==> flow/design.v <==
module Controller(Vppg, Find_Setting, CLK, rst_n, DC_Comp, PGA_Gain, CLK_Filter, LED_IR, LED_RED, IR_ADC_Value, RED_ADC_Value, LED_Drive);
input 		CLK;							 
input 		rst_n;							 
input 		Find_Setting;					 
input[7:0] 	Vppg;							 
output reg 			LED_IR;					 
output reg 			LED_RED;				 
output reg			CLK_Filter;				 
output reg  [3:0] 	LED_Drive;				 
output reg  [3:0] 	PGA_Gain;				 
output reg  [6:0] 	DC_Comp;				 
output reg  [7:0]   IR_ADC_Value;			 
output reg  [7:0]   RED_ADC_Value;			 
parameter 		 MAX_RAND_VOLTAGE = 250;
parameter 		 MIN_RAND_VOLTAGE = 5;
parameter		 MITTEL_VOLTAGE   = 127;
localparam[2:0]  INITIAL 			    = 3'b001;  
localparam[2:0]  IDLE         		    = 3'b010;  
localparam[2:0]  FIND_SETTING			= 3'b000;
localparam[2:0]  SWEEP_DC_COMP  		= 3'b011;  
localparam[2:0]  INCREASE_PGA_GAIN      = 3'b100;  
localparam[2:0]  OSCILLATE   	     	= 3'b101;  
localparam[2:0]  FIRST_DC_COMP   		= 3'b110;  
reg [9:0]  	counter;						 
reg [3:0] 	gaintemp;						
reg [3:0] 	PGA_Gain_IR;					 
reg [3:0] 	PGA_Gain_RED;					 
reg [2:0]   currentState, nextState;		 
reg [7:0]   DC_left, DC_right, DC_Comp_temp;  
reg [6:0]   DC_Comp_IR;						 
reg [6:0]   DC_Comp_RED; 				     
reg [1:0]	red_on_flag; 					 
reg [9:0]   min_index;						 
reg [9:0]   max_index;						 
reg [7:0]  	temp_min;						 
reg [7:0]  	temp_max;						 
reg [3:0]   gaintemp_max;
reg [3:0]   gaintemp_min;
reg 		start;
always@(posedge CLK or negedge rst_n) begin
	if(~rst_n)begin
		currentState  <= INITIAL;	
	end
    else begin 
		currentState  <= nextState;
	end
end
always@(posedge CLK) begin
	if(counter == 999) begin
			counter <= 0;
		end
		else if(counter >= 0) begin
		counter <= counter + 1;
		end
	 case(currentState)
		INITIAL: begin  
			nextState          <= FIND_SETTING;
			counter		       <= 0;
			PGA_Gain_RED 	   <= 0;
			PGA_Gain_IR		   <= 0;
			DC_Comp_temp	   <= 0;
			DC_Comp_IR 	       <= 0;
			DC_Comp_RED        <= 0; 
			red_on_flag        <= 1;  
			temp_min		   <= 255;
			temp_max           <= 0;
			min_index		   <= 0;
			max_index 		   <= 0;
			LED_IR			   <= 0;
			LED_RED			   <= 1;
			PGA_Gain		   <= 4'd0;
			gaintemp  		   <= 15;
			LED_Drive 	       <= 8;
			CLK_Filter         <= 0;
			gaintemp_max       <= 0;
			gaintemp_min       <= 0;
			start <= 0;
			DC_Comp            <= 0;
			IR_ADC_Value       <= 0;
			RED_ADC_Value      <= 0;
		end
		FIND_SETTING: begin  
		if(Find_Setting) begin
			nextState <= IDLE;
			end
		end
		IDLE: begin  
			DC_left	  <= 0;
			DC_right  <= MITTEL_VOLTAGE; 
            case(red_on_flag)   
                0: begin   
					nextState <= FIRST_DC_COMP;
		   		    LED_IR    <= 1;
		            LED_RED   <= 0;
                    DC_Comp   <= 0;
					temp_min  <= 255;
					temp_max  <= 0;
				end
				1: begin   
					nextState <= FIRST_DC_COMP;
		   			LED_IR    <= 0;
		   		    LED_RED   <= 1;
                    DC_Comp   <= 0; 	
					temp_min  <= 255;
					temp_max  <= 0;
				end 
				2: begin   
					if (Vppg < temp_min && LED_RED == 1) begin
		 				temp_min  <= Vppg;
		 				min_index <= counter;  
		 				nextState <= IDLE;
					end
					if (Vppg > temp_max && LED_RED == 1) begin
		 				temp_max  <= Vppg;
		 				max_index <= counter;  
						nextState <= IDLE;
					end
					if (counter == 999 && LED_RED == 1)begin  
						nextState <= SWEEP_DC_COMP;  
					end	
					if(LED_IR == 1) begin
						nextState <= SWEEP_DC_COMP;
					end				    
				end
                default:;
            endcase
		end 
		FIRST_DC_COMP:begin	 
			if ((DC_right - DC_left) > 1)begin 
				if(Vppg < MITTEL_VOLTAGE)begin
					DC_right 	    <= 	DC_Comp;
					DC_Comp_temp	<=  DC_Comp + DC_left;
					DC_Comp  		<=  DC_Comp_temp >>1;
				end else if(Vppg > MITTEL_VOLTAGE)begin
					DC_left 	    <=	DC_Comp;
					DC_Comp_temp 	<=  DC_Comp + DC_right;
					DC_Comp 	    <=  DC_Comp_temp >> 1;
				end else begin
					DC_left			<=	DC_Comp;
					DC_right		<=	DC_Comp;
				end	
			end else begin
				red_on_flag     	<=	 2;
				nextState			<= 	IDLE;					
			end
	    end
		SWEEP_DC_COMP: begin   
				if (counter < (((min_index +max_index) >> 1) + 7) && counter >= (((min_index + max_index) >> 1) - 7))begin 
					if(Vppg < MITTEL_VOLTAGE)begin
						DC_right 	    <= 	DC_Comp;
						DC_Comp_temp	<=  DC_Comp + DC_left;
						DC_Comp  		<=  DC_Comp_temp >>1;
					end else if(Vppg > MITTEL_VOLTAGE)begin
						DC_left 	    <=	DC_Comp;
						DC_Comp_temp    <=  DC_Comp + DC_right;
						DC_Comp 	    <=  DC_Comp_temp >> 1;
					end else begin
						DC_left			<=	DC_Comp;
						DC_right		<=	DC_Comp;
						nextState 		<= INCREASE_PGA_GAIN;
					end	
				end else if (counter >= (((min_index +max_index) >> 1) + 7)) begin 
					nextState	    <= INCREASE_PGA_GAIN;
				end         
		end
		INCREASE_PGA_GAIN: begin  
			if((counter >= max_index) && counter <= (max_index + 4'd15)) begin  
				if(Vppg < MAX_RAND_VOLTAGE) begin
					PGA_Gain <= PGA_Gain + 4'd1;
				end
				else begin
					gaintemp_max <= PGA_Gain;   
				end
				if(counter == (max_index + 4'd15)) begin   
					PGA_Gain <= 4'd0;
					start <= 1;
				end
			end
			if(start) begin
				start <= 0;
				if(2000 < gaintemp_max) begin
					red_on_flag    <= 0 ;
					counter    	   <= 0;  
					if(LED_IR) begin					 
						DC_Comp_IR    <= DC_Comp;		 
						PGA_Gain_IR   <= gaintemp_min; 	 
						nextState     <= OSCILLATE;
						PGA_Gain      <= 4'd0;  
						gaintemp      <= 15;
						gaintemp_max  <= 0;
						gaintemp_min  <= 0;
					end
					if(LED_RED) begin
						DC_Comp_RED   <= DC_Comp;		 
						PGA_Gain_RED  <= gaintemp_min;   
						nextState  	  <= IDLE; 			 
						PGA_Gain   	  <= 4'd0; 			 
						gaintemp      <= 15;
						gaintemp_max  <= 0;
						gaintemp_min  <= 0;
						LED_RED	      <= 0;
						LED_IR	      <= 1;
					end
				end
				else begin	
					red_on_flag 	  <= 0 ;
					counter    	      <= 0;  
					if(LED_IR) begin
						DC_Comp_IR    <= DC_Comp;		     
						PGA_Gain_IR   <= gaintemp_max; 		 
						nextState     <= OSCILLATE;			 
						PGA_Gain      <= 4'd0;  
						gaintemp      <= 15;
						gaintemp_max  <= 0;
						gaintemp_min  <= 0;
						LED_RED	      <= 1;
						LED_IR	      <= 0;
					end
					if(LED_RED) begin
						DC_Comp_RED   <= DC_Comp;			 
						PGA_Gain_RED  <= gaintemp_max;		 
						nextState     <= IDLE; 				 
						PGA_Gain      <= 4'd0; 				 
						gaintemp      <= 15;
						gaintemp_max  <= 0;
						gaintemp_min  <= 0;
						LED_RED	  	  <= 0;
						LED_IR	      <= 1;
					end
				end
			end
		end 
		OSCILLATE: begin  
			CLK_Filter <=~CLK_Filter;  
			if(counter == 9) begin	  
				LED_RED <= ~LED_RED; 
				LED_IR  <= ~LED_IR;
				counter <= 0;  
				if(LED_IR) begin
					DC_Comp  	  <= DC_Comp_RED;
					PGA_Gain 	  <= PGA_Gain_RED;
					IR_ADC_Value  <= Vppg;  
				end
				if(LED_RED) begin
					DC_Comp 	  <= DC_Comp_IR;
					PGA_Gain 	  <= PGA_Gain_IR;
					RED_ADC_Value <= Vppg;  
				end
			end	
		end
		default: nextState <= IDLE;
	endcase
end
endmodule
module FIR_Filter(
    input wire CLK,                  
    input wire CLK_Filter,           
    input wire [7:0] input_data,     
    input wire rst_n,                
    output reg [19:0] output_data    
);
parameter NUM_SHI_REGS = 22;	 
parameter NUM_ADD_REGS = 11;     
reg     [7:0]   shift_regs   [NUM_SHI_REGS-1:0];   
reg     [8:0]   add_regs     [NUM_ADD_REGS-1:0];   
reg 	[16:0]  order[NUM_ADD_REGS-1:0];  
wire    [7:0]   COEFFICIENTS [NUM_ADD_REGS-1:0];   
assign COEFFICIENTS[0]  =    8'd2;
assign COEFFICIENTS[1]  =    8'd10;
assign COEFFICIENTS[2]  =    8'd16;
assign COEFFICIENTS[3]  =    8'd28;
assign COEFFICIENTS[4]  =    8'd43;
assign COEFFICIENTS[5]  =    8'd60;
assign COEFFICIENTS[6]  =    8'd78;
assign COEFFICIENTS[7]  =    8'd95;
assign COEFFICIENTS[8]  =    8'd111;
assign COEFFICIENTS[9]  =    8'd122;
assign COEFFICIENTS[10] =    8'd128;
always @(posedge CLK or negedge rst_n) begin
    if (!rst_n) begin
        shift_regs[0]  <= 8'b0;
        shift_regs[1]  <= 8'b0;
        shift_regs[2]  <= 8'b0;
        shift_regs[3]  <= 8'b0;
        shift_regs[4]  <= 8'b0;
        shift_regs[5]  <= 8'b0;
        shift_regs[6]  <= 8'b0;
        shift_regs[7]  <= 8'b0;
        shift_regs[8]  <= 8'b0;
        shift_regs[9]  <= 8'b0;
        shift_regs[10] <= 8'b0;
        shift_regs[11] <= 8'b0;
        shift_regs[12] <= 8'b0;
        shift_regs[13] <= 8'b0;
        shift_regs[14] <= 8'b0;
        shift_regs[15] <= 8'b0;
        shift_regs[16] <= 8'b0;
        shift_regs[17] <= 8'b0;
        shift_regs[18] <= 8'b0;
        shift_regs[19] <= 8'b0;
        shift_regs[20] <= 8'b0;
        shift_regs[21] <= 8'b0;
        add_regs[0]  <= 9'b0;
        add_regs[1]  <= 9'b0;
        add_regs[2]  <= 9'b0;
        add_regs[3]  <= 9'b0;
        add_regs[4]  <= 9'b0;
        add_regs[5]  <= 9'b0;
        add_regs[6]  <= 9'b0;
        add_regs[7]  <= 9'b0;
        add_regs[8]  <= 9'b0;
        add_regs[9]  <= 9'b0;
        add_regs[10] <= 9'b0;
        order[0]  <= 17'b0;
        order[1]  <= 17'b0;
        order[2]  <= 17'b0;
        order[3]  <= 17'b0;
        order[4]  <= 17'b0;
        order[5]  <= 17'b0;
        order[6]  <= 17'b0;
        order[7]  <= 17'b0;
        order[8]  <= 17'b0;
        order[9]  <= 17'b0;
        order[10] <= 17'b0;
        output_data <= 20'd0;
    end else if (CLK_Filter) begin
        shift_regs[0]  <= input_data;
        shift_regs[1]  <= shift_regs[0];
        shift_regs[2]  <= shift_regs[1];
        shift_regs[3]  <= shift_regs[2];
        shift_regs[4]  <= shift_regs[3];
        shift_regs[5]  <= shift_regs[4];
        shift_regs[6]  <= shift_regs[5];
        shift_regs[7]  <= shift_regs[6];
        shift_regs[8]  <= shift_regs[7];
        shift_regs[9]  <= shift_regs[8];
        shift_regs[10] <= shift_regs[9];
        shift_regs[11] <= shift_regs[10];
        shift_regs[12] <= shift_regs[11];
        shift_regs[13] <= shift_regs[12];
        shift_regs[14] <= shift_regs[13];
        shift_regs[15] <= shift_regs[14];
        shift_regs[16] <= shift_regs[15];
        shift_regs[17] <= shift_regs[16];
        shift_regs[18] <= shift_regs[17];
        shift_regs[19] <= shift_regs[18];
        shift_regs[20] <= shift_regs[19];
        shift_regs[21] <= shift_regs[20];
        add_regs[0]     <= shift_regs[0] + shift_regs[21];
        add_regs[1]     <= shift_regs[1] + shift_regs[20];
        add_regs[2]     <= shift_regs[2] + shift_regs[19];
        add_regs[3]     <= shift_regs[3] + shift_regs[18];
        add_regs[4]     <= shift_regs[4] + shift_regs[17];
        add_regs[5]     <= shift_regs[5] + shift_regs[16];
        add_regs[6]     <= shift_regs[6] + shift_regs[15];
        add_regs[7]     <= shift_regs[7] + shift_regs[14];
        add_regs[8]     <= shift_regs[8] + shift_regs[13];
        add_regs[9]     <= shift_regs[9] + shift_regs[12];
        add_regs[10]    <= shift_regs[10] + shift_regs[11];
        order[0]    <= COEFFICIENTS[0] * add_regs[0];
        order[1]    <= COEFFICIENTS[1] * add_regs[1];
        order[2]    <= COEFFICIENTS[2] * add_regs[2];
        order[3]    <= COEFFICIENTS[3] * add_regs[3];
        order[4]    <= COEFFICIENTS[4] * add_regs[4];
        order[5]    <= COEFFICIENTS[5] * add_regs[5];
        order[6]    <= COEFFICIENTS[6] * add_regs[6];
        order[7]    <= COEFFICIENTS[7] * add_regs[7];
        order[8]    <= COEFFICIENTS[8] * add_regs[8];
        order[9]    <= COEFFICIENTS[9] * add_regs[9];
        order[10]   <= COEFFICIENTS[10] * add_regs[10];
	    output_data <=   order[0] + order[1] + order[2] + order[3] 
                       + order[4] + order[5] + order[6] + order[7] 
                       + order[8] + order[9] + order[10];
    end
end
endmodule
module Controller_FIR (
	input	[7:0] 	VPPG,             
	input 		  	Find_Setting,     
	input 		  	CLK,              
	input 		  	rst_n,            
	output 	[6:0] 	DC_Comp,          
	output 	[3:0] 	pga_Gain,         
	output 		  	LED_IR,           
	output 		  	LED_RED,          
	output  [19:0] 	Out_RED_Filtered, 
	output  [19:0] 	Out_IR_Filtered,  
	output  [3:0] 	LED_Drive         
);
	wire [7:0] IR_ADC_Value, RED_ADC_Value;
	wire 	   CLK_Filter;
	reg        CLK_Filter_q;    
	wire       Filter_En;       
	always @(posedge CLK or negedge rst_n) begin
		if (!rst_n) CLK_Filter_q <= 1'b0;
		else        CLK_Filter_q <= CLK_Filter;
	end
	assign Filter_En = CLK_Filter & ~CLK_Filter_q;
    Controller ct(  .Vppg(VPPG), 
                    .Find_Setting(Find_Setting), 
                    .CLK(CLK), 
                    .rst_n(rst_n), 
                    .DC_Comp(DC_Comp), 
                    .PGA_Gain(pga_Gain), 
                    .CLK_Filter(CLK_Filter), 
                    .LED_IR(LED_IR), 
                    .LED_RED(LED_RED),
                    .IR_ADC_Value(IR_ADC_Value), 
                    .RED_ADC_Value(RED_ADC_Value), 
                    .LED_Drive(LED_Drive)); 
	FIR_Filter red( .CLK(CLK),
                    .CLK_Filter(Filter_En), 
                    .input_data(RED_ADC_Value),
                    .rst_n(rst_n),  
                    .output_data(Out_RED_Filtered));
	FIR_Filter ir(  .CLK(CLK),
                    .CLK_Filter(Filter_En), 
                    .input_data(IR_ADC_Value),
                    .rst_n(rst_n),  
                    .output_data(Out_IR_Filtered));
endmodule
Subject: tool reports on Controller_FIR

Hi,

=== Step by step through the tools: Controller_FIR ===
Tool output for the design above before and after an edit, in the order of the flow.
Lines under "original" count in the file above, lines under "edited" in the edited file.
"change" is "edited" less "original", of the values as shown; "rel. change" is that difference over "original", in percent.
Operators carry their Yosys type and port widths (W data, S select, Z words).
A cell with n/a has no value.

* Top: Controller_FIR
* Clock port: CLK
* Library: sky130hd
* Library corner: tt_025C_1v80

=== Edit of the RTL ===
The edit as a unified diff against the file above.
A script made this edit. It changes what the design does and was not meant as an optimisation.

<pre>
@@ -38,12 +38,5 @@
 reg [3:0]   gaintemp_min;
 reg 		start;
-always@(posedge CLK or negedge rst_n) begin
-	if(~rst_n)begin
-		currentState  <= INITIAL;	
-	end
-    else begin 
-		currentState  <= nextState;
-	end
-end
+always @(*) currentState = nextState;
 always@(posedge CLK) begin
 	if(counter == 999) begin
</pre>

=== Word-level counts ===
Counts by Yosys on the flattened word-level netlist (proc, flatten, opt, wreduce). Print and check cells are left out. Cells with the same type and inputs are merged into one.

{| class="wikitable"
|+ Cells by class
! item !! original !! edited !! change !! rel. change (%)
|-
| add/subtract/negate cells || 51 || 51 || 0 || 0.00
|-
| $mul || 16 || 16 || 0 || 0.00
|-
| divide/modulo/power cells || 0 || 0 || 0 || n/a
|-
| magnitude comparators || 13 || 13 || 0 || 0.00
|-
| equality and inequality tests || 38 || 38 || 0 || 0.00
|-
| shift operators || 0 || 0 || 0 || n/a
|-
| muxes and demuxes || 119 || 119 || 0 || 0.00
|-
| bitwise logic cells || 6 || 6 || 0 || 0.00
|-
| reductions and logical operators || 36 || 36 || 0 || 0.00
|}

{| class="wikitable"
|+ Operators by type and width
! kind !! original !! edited !! change !! rel. change (%)
|-
| $mux W4 || 25 || 25 || 0 || 0.00
|-
| $add A8 B8 Y9 || 22 || 22 || 0 || 0.00
|-
| $mux W8 || 17 || 17 || 0 || 0.00
|-
| $reduce_and A3 Y1 || 15 || 15 || 0 || 0.00
|-
| $add A20 B17 Y20 || 14 || 14 || 0 || 0.00
|-
| $mux W1 || 13 || 13 || 0 || 0.00
|-
| $mux W3 || 13 || 13 || 0 || 0.00
|-
| $mux W7 || 12 || 12 || 0 || 0.00
|-
| $ne A2 B1 Y1 const B || 11 || 11 || 0 || 0.00
|-
| $mux W10 || 8 || 8 || 0 || 0.00
|-
| $mul A6 B9 Y15 const A || 6 || 6 || 0 || 0.00
|-
| $ne A3 B2 Y1 const B || 6 || 6 || 0 || 0.00
|-
| $pmux W8 S2 || 6 || 6 || 0 || 0.00
|-
| $logic_and A1 B1 Y1 || 5 || 5 || 0 || 0.00
|-
| $not A1 Y1 || 5 || 5 || 0 || 0.00
|-
| $mul A3 B9 Y12 const A || 4 || 4 || 0 || 0.00
|-
| $mul A7 B9 Y16 const A || 4 || 4 || 0 || 0.00
|-
| $pmux W1 S2 || 4 || 4 || 0 || 0.00
|-
| $pmux W4 S2 || 4 || 4 || 0 || 0.00
|-
| $reduce_bool A3 Y1 || 4 || 4 || 0 || 0.00
|-
| $eq A3 B3 Y1 const B || 3 || 3 || 0 || 0.00
|-
| $ne A2 B2 Y1 const B || 3 || 3 || 0 || 0.00
|-
| $ne A3 B1 Y1 const B || 3 || 3 || 0 || 0.00
|-
| $pmux W8 S3 || 3 || 3 || 0 || 0.00
|-
| $reduce_bool A2 Y1 || 3 || 3 || 0 || 0.00
|-
| $add A10 B17 Y18 || 2 || 2 || 0 || 0.00
|-
| $add A20 B13 Y20 || 2 || 2 || 0 || 0.00
|-
| $add A20 B16 Y20 || 2 || 2 || 0 || 0.00
|}

The list need not be complete.

{| class="wikitable"
|+ Storage and ports
! item !! original !! edited !! change !! rel. change (%)
|-
| register bits || 1042 || 1039 || -3 || -0.29
|-
| latch bits || 0 || 0 || 0 || n/a
|-
| bits in writable memories || 0 || 0 || 0 || n/a
|-
| memory bits (read-only) || 0 || 0 || 0 || n/a
|-
| clocked read ports x word width || 0 || 0 || 0 || n/a
|-
| memories kept || 0 || 0 || 0 || n/a
|-
| input bits || 11 || 11 || 0 || 0.00
|-
| output and inout bits || 57 || 57 || 0 || 0.00
|-
| cells after elaboration || 395 || 394 || -1 || -0.25
|}

=== Logic depth ===
Depth = most cells in a row (Yosys ltp): at word level without a register or memory, in the mapped netlist without a sequential cell, where the memories' decode and read muxes count.

{| class="wikitable"
|+ Logic depth
! item !! original !! edited !! change !! rel. change (%)
|-
| depth in word-level cells || 10 || 10 || 0 || 0.00
|-
| ABC_AREA || 0 || 0 || n/a || n/a
|-
| depth in mapped cells || 29 || 30 || +1 || +3.45
|}

=== Mapped cells and area ===
Yosys stat after the flow's synthesis: flattened, memories mapped to cells. It holds for the ABC_AREA given above (unset counts as 0); a run with the other value may have another netlist.

{| class="wikitable"
|+ Mapped netlist
! item !! original !! edited !! change !! rel. change (%)
|-
| standard cells after synthesis || 7056 || 7085 || +29 || +0.41
|-
| cell area after synthesis (um^2) || 67938.9 || 67923.9 || -15.0 || -0.02
|-
| sequential part of the area (um^2) || 25756.0 || 25679.6 || -76.4 || -0.30
|-
| flip-flop cells || 1008 || 1005 || -3 || -0.30
|-
| buffer cells || 224 || 230 || +6 || +2.68
|}

{| class="wikitable"
|+ Cell types
! type !! original !! edited !! change !! rel. change (%)
|-
| sky130_fd_sc_hd__inv_1 || 808 || 829 || +21 || +2.60
|-
| sky130_fd_sc_hd__xor2_1 || 118 || 130 || +12 || +10.17
|-
| sky130_fd_sc_hd__nor2b_1 || 23 || 32 || +9 || +39.13
|-
| sky130_fd_sc_hd__xnor2_1 || 243 || 236 || -7 || -2.88
|-
| sky130_fd_sc_hd__and3_1 || 41 || 34 || -7 || -17.07
|-
| sky130_fd_sc_hd__nand2b_1 || 36 || 29 || -7 || -19.44
|-
| sky130_fd_sc_hd__nand3_1 || 26 || 33 || +7 || +26.92
|-
| sky130_fd_sc_hd__nor3b_1 || 8 || 1 || -7 || -87.50
|-
| sky130_fd_sc_hd__o21bai_1 || 149 || 143 || -6 || -4.03
|-
| sky130_fd_sc_hd__a31oi_1 || 21 || 15 || -6 || -28.57
|-
| sky130_fd_sc_hd__o21ai_0 || 494 || 489 || -5 || -1.01
|-
| sky130_fd_sc_hd__a21oi_1 || 316 || 321 || +5 || +1.58
|-
| sky130_fd_sc_hd__nor3_1 || 32 || 37 || +5 || +15.62
|-
| sky130_fd_sc_hd__mux2i_1 || 27 || 22 || -5 || -18.52
|-
| sky130_fd_sc_hd__o211ai_1 || 7 || 12 || +5 || +71.43
|-
| sky130_fd_sc_hd__or3_1 || 7 || 12 || +5 || +71.43
|-
| sky130_fd_sc_hd__nand3b_1 || 5 || 0 || -5 || -100.00
|-
| sky130_fd_sc_hd__nand2_1 || 1837 || 1841 || +4 || +0.22
|}

The list need not be complete.
The figures by module come from a second, unflattened synthesis with its own total; it is not the netlist above.

{| class="wikitable"
|+ Unflattened totals
! item !! original !! edited !! change !! rel. change (%)
|-
| cell total of the unflattened synthesis || 6519 || 6526 || +7 || +0.11
|-
| area total of the unflattened synthesis (um^2) || 70946.8 || 70729.1 || -217.7 || -0.31
|}

Rows give one instance, submodules left out.

{| class="wikitable"
|+ By module, original
! module !! times used !! cells !! area (um^2)
|-
| FIR_Filter || 2 || 2831 || 31059.8
|-
| Controller || 1 || 855 || 8788.4
|-
| Controller_FIR || 1 || 2 || 38.8
|}

{| class="wikitable"
|+ By module, edited
! module !! times used !! cells !! area (um^2)
|-
| FIR_Filter || 2 || 2839 || 30978.5
|-
| Controller || 1 || 846 || 8733.4
|-
| Controller_FIR || 1 || 2 || 38.8
|}

=== Timing after synthesis ===
Path of least setup slack by OpenSTA after synthesis, without wires, with an ideal clock, recovery checks aside; 20% of the period is set as input and as output delay. Where synthesis merged equal registers, the netlist keeps one of their names.

{| class="wikitable"
|+ Timing path after synthesis
! item !! original !! edited !! change !! rel. change (%)
|-
| path type || register to register || register to register || n/a || n/a
|-
| start point || reg red.order[1][1] || reg ir.order[1][1] || n/a || n/a
|-
| end point || reg red.output_data[18] || reg ir.output_data[18] || n/a || n/a
|-
| clock period (ns) || 10.0 || 10.0 || 0.0 || 0.00
|-
| setup time (ns) || 0.133 || 0.133 || 0.000 || n/a
|-
| time at the first pin (ns) || 0.000 || 0.000 || 0.000 || n/a
|-
| data arrival time (ns) || 6.172 || 6.323 || +0.151 || +2.45
|-
| path slack (ns) || 3.695 || 3.544 || -0.151 || n/a
|-
| delay of the path (ns) || 6.305 || 6.456 || +0.151 || +2.39
|-
| stages || 28 || 30 || +2 || +7.14
|-
| synthesis period reached (ns) || 6.305 || 6.456 || +0.151 || +2.39
|}

"delay of the path" = arrival - input delay + setup time.
"stages" counts driving pins, that of a launching flip-flop among them; a cell with two outputs on the path counts twice.
"synthesis period reached" = period - worst setup slack (recovery checks aside). The figure is calculated, with input and output delays left at 20% of the set period.
Between the ends stands the longest chain of elaborated cells between them, by number of cells; it is not shown to be the way that was timed. Of several equally long chains one is given.
A line is the first line of the expression or statement that the cell stems from. Yosys adds cells for indexed reads and writes and turns some case tables into memories.

Between the ends, after synthesis, original:
* Cell sequence: sky130_fd_sc_hd__dfrtp_1 -> sky130_fd_sc_hd__ha_1 -> sky130_fd_sc_hd__fa_1 -> sky130_fd_sc_hd__a21oi_1 -> sky130_fd_sc_hd__nor2_1 -> sky130_fd_sc_hd__nor2_1 -> sky130_fd_sc_hd__o21bai_1 -> sky130_fd_sc_hd__a21oi_1 -> sky130_fd_sc_hd__nor2b_1 -> sky130_fd_sc_hd__o21ai_0 -> sky130_fd_sc_hd__nor2b_1 -> sky130_fd_sc_hd__xnor2_1 -> sky130_fd_sc_hd__fa_1 -> sky130_fd_sc_hd__inv_1 -> sky130_fd_sc_hd__fa_1 -> sky130_fd_sc_hd__fa_1 -> sky130_fd_sc_hd__inv_1 -> sky130_fd_sc_hd__fa_1 -> sky130_fd_sc_hd__fa_1 -> sky130_fd_sc_hd__ha_1 -> sky130_fd_sc_hd__nand2_1 -> sky130_fd_sc_hd__o21ai_0 -> sky130_fd_sc_hd__o41ai_1 -> sky130_fd_sc_hd__o21a_1 -> sky130_fd_sc_hd__a21oi_1 -> sky130_fd_sc_hd__a21oi_1 -> sky130_fd_sc_hd__xor2_1 -> sky130_fd_sc_hd__o21ai_0
* Length of the longest elaborated chain: 10
* Elaborated cells between the ends (all ways): 10
* Those cells by class: add/sub: 10

{| class="wikitable"
|+ RTL lines, path after synthesis, original
! item !! line !! source
|-
| from (decl) || 266 || <nowiki>reg [16:0] order[NUM_ADD_REGS-1:0];</nowiki>
|-
| from (assign) || 315 || <nowiki>order[1]  <= 17'b0;</nowiki>
|-
| from (assign) || 361 || <nowiki>order[1]    <= COEFFICIENTS[1] * add_regs[1];</nowiki>
|-
| $add A10 B17 Y18 || 371 || <nowiki>output_data <= order[0] + order[1] + order[2] + order[3]</nowiki>
|-
| $add A20 B13 Y20 || 371 ||
|-
| $add A20 B17 Y20 (7 in a row) || 371 ||
|-
| $add A20 B16 Y20 || 371 ||
|-
| to (assign) || 325 || <nowiki>output_data <= 20'd0;</nowiki>
|-
| to (assign) || 371 ||
|-
| to (decl) || 260 || <nowiki>output reg [19:0] output_data</nowiki>
|}

Between the ends, after synthesis, edited:
* Cell sequence: sky130_fd_sc_hd__dfrtp_1 -> sky130_fd_sc_hd__ha_1 -> sky130_fd_sc_hd__fa_1 -> sky130_fd_sc_hd__a21oi_1 -> sky130_fd_sc_hd__nor2_1 -> sky130_fd_sc_hd__nor2_1 -> sky130_fd_sc_hd__o21bai_1 -> sky130_fd_sc_hd__a21oi_1 -> sky130_fd_sc_hd__nor2b_1 -> sky130_fd_sc_hd__o21ai_0 -> sky130_fd_sc_hd__nor2b_1 -> sky130_fd_sc_hd__xnor2_1 -> sky130_fd_sc_hd__fa_1 -> sky130_fd_sc_hd__inv_1 -> sky130_fd_sc_hd__fa_1 -> sky130_fd_sc_hd__fa_1 -> sky130_fd_sc_hd__inv_1 -> sky130_fd_sc_hd__fa_1 -> sky130_fd_sc_hd__inv_1 -> sky130_fd_sc_hd__fa_1 -> sky130_fd_sc_hd__inv_1 -> sky130_fd_sc_hd__ha_1 -> sky130_fd_sc_hd__nand2_1 -> sky130_fd_sc_hd__o21ai_0 -> sky130_fd_sc_hd__o41ai_1 -> sky130_fd_sc_hd__o21a_1 -> sky130_fd_sc_hd__a21oi_1 -> sky130_fd_sc_hd__a21oi_1 -> sky130_fd_sc_hd__xor2_1 -> sky130_fd_sc_hd__o21ai_0
* Length of the longest elaborated chain: 10
* Elaborated cells between the ends (all ways): 10
* Those cells by class: add/sub: 10

{| class="wikitable"
|+ RTL lines, path after synthesis, edited
! item !! line !! source
|-
| from (decl) || 259 || <nowiki>reg [16:0] order[NUM_ADD_REGS-1:0];</nowiki>
|-
| from (assign) || 308 || <nowiki>order[1]  <= 17'b0;</nowiki>
|-
| from (assign) || 354 || <nowiki>order[1]    <= COEFFICIENTS[1] * add_regs[1];</nowiki>
|-
| $add A10 B17 Y18 || 364 || <nowiki>output_data <= order[0] + order[1] + order[2] + order[3]</nowiki>
|-
| $add A20 B13 Y20 || 364 ||
|-
| $add A20 B17 Y20 (7 in a row) || 364 ||
|-
| $add A20 B16 Y20 || 364 ||
|-
| to (assign) || 318 || <nowiki>output_data <= 20'd0;</nowiki>
|-
| to (assign) || 364 ||
|-
| to (decl) || 253 || <nowiki>output reg [19:0] output_data</nowiki>
|}

=== Timing after layout ===
From the final timing report of each run of pair A: the path of least setup slack in the routed layout; clock arrival at registers is part of the times.

{| class="wikitable"
|+ Timing path after layout
! item !! original !! edited !! change !! rel. change (%)
|-
| path type || register to register || register to register || n/a || n/a
|-
| start point || reg red.order[1][1] || reg ir.order[1][1] || n/a || n/a
|-
| end point || reg red.output_data[18] || reg ir.output_data[18] || n/a || n/a
|-
| clock period (ns) || 10.0 || 10.0 || 0.0 || 0.00
|-
| setup time (ns) || 0.16 || 0.16 || 0.00 || n/a
|-
| time at the first pin (ns) || 0.74 || 0.76 || +0.02 || +2.70
|-
| data arrival time (ns) || 7.72 || 7.71 || -0.01 || -0.13
|-
| path slack (ns) || 2.85 || 2.85 || 0.00 || n/a
|-
| stages || 28 || 30 || +2 || +7.14
|}

Between the ends stands the longest chain of elaborated cells between them, by number of cells; it is not shown to be the way that was timed. Of several equally long chains one is given.

Between the ends, after layout, original:
* Cell sequence: sky130_fd_sc_hd__dfrtp_1 -> sky130_fd_sc_hd__ha_1 -> sky130_fd_sc_hd__fa_1 -> sky130_fd_sc_hd__a21oi_1 -> sky130_fd_sc_hd__nor2_1 -> sky130_fd_sc_hd__nor2_1 -> sky130_fd_sc_hd__o21bai_1 -> sky130_fd_sc_hd__a21oi_1 -> sky130_fd_sc_hd__nor2b_1 -> sky130_fd_sc_hd__o21ai_0 -> sky130_fd_sc_hd__nor2b_1 -> sky130_fd_sc_hd__xnor2_1 -> sky130_fd_sc_hd__fa_1 -> sky130_fd_sc_hd__inv_1 -> sky130_fd_sc_hd__fa_1 -> sky130_fd_sc_hd__fa_1 -> sky130_fd_sc_hd__inv_1 -> sky130_fd_sc_hd__fa_1 -> sky130_fd_sc_hd__fa_1 -> sky130_fd_sc_hd__ha_1 -> sky130_fd_sc_hd__nand2_1 -> sky130_fd_sc_hd__o21ai_0 -> sky130_fd_sc_hd__o41ai_1 -> sky130_fd_sc_hd__o21a_1 -> sky130_fd_sc_hd__a21oi_1 -> sky130_fd_sc_hd__a21oi_1 -> sky130_fd_sc_hd__xor2_1 -> sky130_fd_sc_hd__o21ai_0
* Length of the longest elaborated chain: 10
* Elaborated cells between the ends (all ways): 10
* Those cells by class: add/sub: 10

{| class="wikitable"
|+ RTL lines, path after layout, original
! item !! line !! source
|-
| from (decl) || 266 || <nowiki>reg [16:0] order[NUM_ADD_REGS-1:0];</nowiki>
|-
| from (assign) || 315 || <nowiki>order[1]  <= 17'b0;</nowiki>
|-
| from (assign) || 361 || <nowiki>order[1]    <= COEFFICIENTS[1] * add_regs[1];</nowiki>
|-
| $add A10 B17 Y18 || 371 || <nowiki>output_data <= order[0] + order[1] + order[2] + order[3]</nowiki>
|-
| $add A20 B13 Y20 || 371 ||
|-
| $add A20 B17 Y20 (7 in a row) || 371 ||
|-
| $add A20 B16 Y20 || 371 ||
|-
| to (assign) || 325 || <nowiki>output_data <= 20'd0;</nowiki>
|-
| to (assign) || 371 ||
|-
| to (decl) || 260 || <nowiki>output reg [19:0] output_data</nowiki>
|}

Between the ends, after layout, edited:
* Cell sequence: sky130_fd_sc_hd__dfrtp_1 -> sky130_fd_sc_hd__ha_1 -> sky130_fd_sc_hd__fa_1 -> sky130_fd_sc_hd__a21oi_1 -> sky130_fd_sc_hd__nor2_1 -> sky130_fd_sc_hd__nor2_1 -> sky130_fd_sc_hd__o21bai_1 -> sky130_fd_sc_hd__a21oi_1 -> sky130_fd_sc_hd__nor2b_1 -> sky130_fd_sc_hd__o21ai_0 -> sky130_fd_sc_hd__nor2b_1 -> sky130_fd_sc_hd__xnor2_1 -> sky130_fd_sc_hd__fa_1 -> sky130_fd_sc_hd__inv_1 -> sky130_fd_sc_hd__fa_1 -> sky130_fd_sc_hd__fa_1 -> sky130_fd_sc_hd__inv_1 -> sky130_fd_sc_hd__fa_1 -> sky130_fd_sc_hd__inv_1 -> sky130_fd_sc_hd__fa_1 -> sky130_fd_sc_hd__inv_1 -> sky130_fd_sc_hd__ha_1 -> sky130_fd_sc_hd__nand2_1 -> sky130_fd_sc_hd__o21ai_0 -> sky130_fd_sc_hd__o41ai_1 -> sky130_fd_sc_hd__o21a_1 -> sky130_fd_sc_hd__a21oi_1 -> sky130_fd_sc_hd__a21oi_1 -> sky130_fd_sc_hd__xor2_1 -> sky130_fd_sc_hd__o21ai_0
* Length of the longest elaborated chain: 10
* Elaborated cells between the ends (all ways): 10
* Those cells by class: add/sub: 10

{| class="wikitable"
|+ RTL lines, path after layout, edited
! item !! line !! source
|-
| from (decl) || 259 || <nowiki>reg [16:0] order[NUM_ADD_REGS-1:0];</nowiki>
|-
| from (assign) || 308 || <nowiki>order[1]  <= 17'b0;</nowiki>
|-
| from (assign) || 354 || <nowiki>order[1]    <= COEFFICIENTS[1] * add_regs[1];</nowiki>
|-
| $add A10 B17 Y18 || 364 || <nowiki>output_data <= order[0] + order[1] + order[2] + order[3]</nowiki>
|-
| $add A20 B13 Y20 || 364 ||
|-
| $add A20 B17 Y20 (7 in a row) || 364 ||
|-
| $add A20 B16 Y20 || 364 ||
|-
| to (assign) || 318 || <nowiki>output_data <= 20'd0;</nowiki>
|-
| to (assign) || 364 ||
|-
| to (decl) || 253 || <nowiki>output reg [19:0] output_data</nowiki>
|}

=== Layout results ===
Both versions went through the flow (Yosys, OpenROAD) with the same settings in each pair. Constraints: input delay and output delay 20% of the set period each, output load 0.01 pF.

Settings, pair A:
* CORE_UTILIZATION: 40
* period_ns: 10.0
* CAP_MARGIN: 20
* CORE_MARGIN: 2
* SLEW_MARGIN: 20

{| class="wikitable"
|+ Results, pair A
! item !! original !! edited !! change !! rel. change (%)
|-
| chip area in the Yosys report (um^2) || 67938.9 || 67923.9 || -15.0 || -0.02
|-
| die area (um^2) || 173160.0 || 173123.0 || -37.0 || -0.02
|-
| standard-cell area after routing (um^2) || 74747.9 || 75067.0 || +319.1 || +0.43
|-
| utilization (%) || 44.2 || 44.4 || +0.2 || n/a
|-
| worst setup slack after layout (ns) || 2.845 || 2.854 || +0.009 || n/a
|-
| total negative setup slack (ns) || 0.000 || 0.000 || 0.000 || n/a
|-
| worst hold slack in the final report (ns) || 0.353 || 0.440 || +0.087 || n/a
|-
| period reached (ns) || 7.155 || 7.146 || -0.009 || -0.13
|}

Settings, pair B:
* ABC_AREA: 0
* CELL_PAD_IN_SITES_GLOBAL_PLACEMENT: 2
* CORE_MARGIN: 4
* CORE_UTILIZATION: 38
* CTS_CLUSTER_DIAMETER: 350
* MAX_ROUTING_LAYER: met5
* PLACE_DENSITY_LB_ADDON: 0.29
* TNS_END_PERCENT: 25
* period_ns: 11.9
* CAP_MARGIN: 20
* SLEW_MARGIN: 20

{| class="wikitable"
|+ Results, pair B
! item !! original !! edited !! change !! rel. change (%)
|-
| chip area in the Yosys report (um^2) || 67938.9 || 67923.9 || -15.0 || -0.02
|-
| die area (um^2) || 185614.0 || 185576.0 || -38.0 || -0.02
|-
| standard-cell area after routing (um^2) || 75100.8 || 75347.3 || +246.5 || +0.33
|-
| utilization (%) || 42.5 || 42.6 || +0.1 || n/a
|-
| worst setup slack after layout (ns) || 4.889 || 4.765 || -0.124 || n/a
|-
| total negative setup slack (ns) || 0.000 || 0.000 || 0.000 || n/a
|-
| worst hold slack in the final report (ns) || 0.350 || 0.439 || +0.089 || n/a
|-
| period reached (ns) || 7.011 || 7.135 || +0.124 || +1.77
|}

"period reached": clock period set for the run, less the worst setup slack. It is reckoned from that one timing run; input and output delays stay at 20% of the period that was set.

Regards
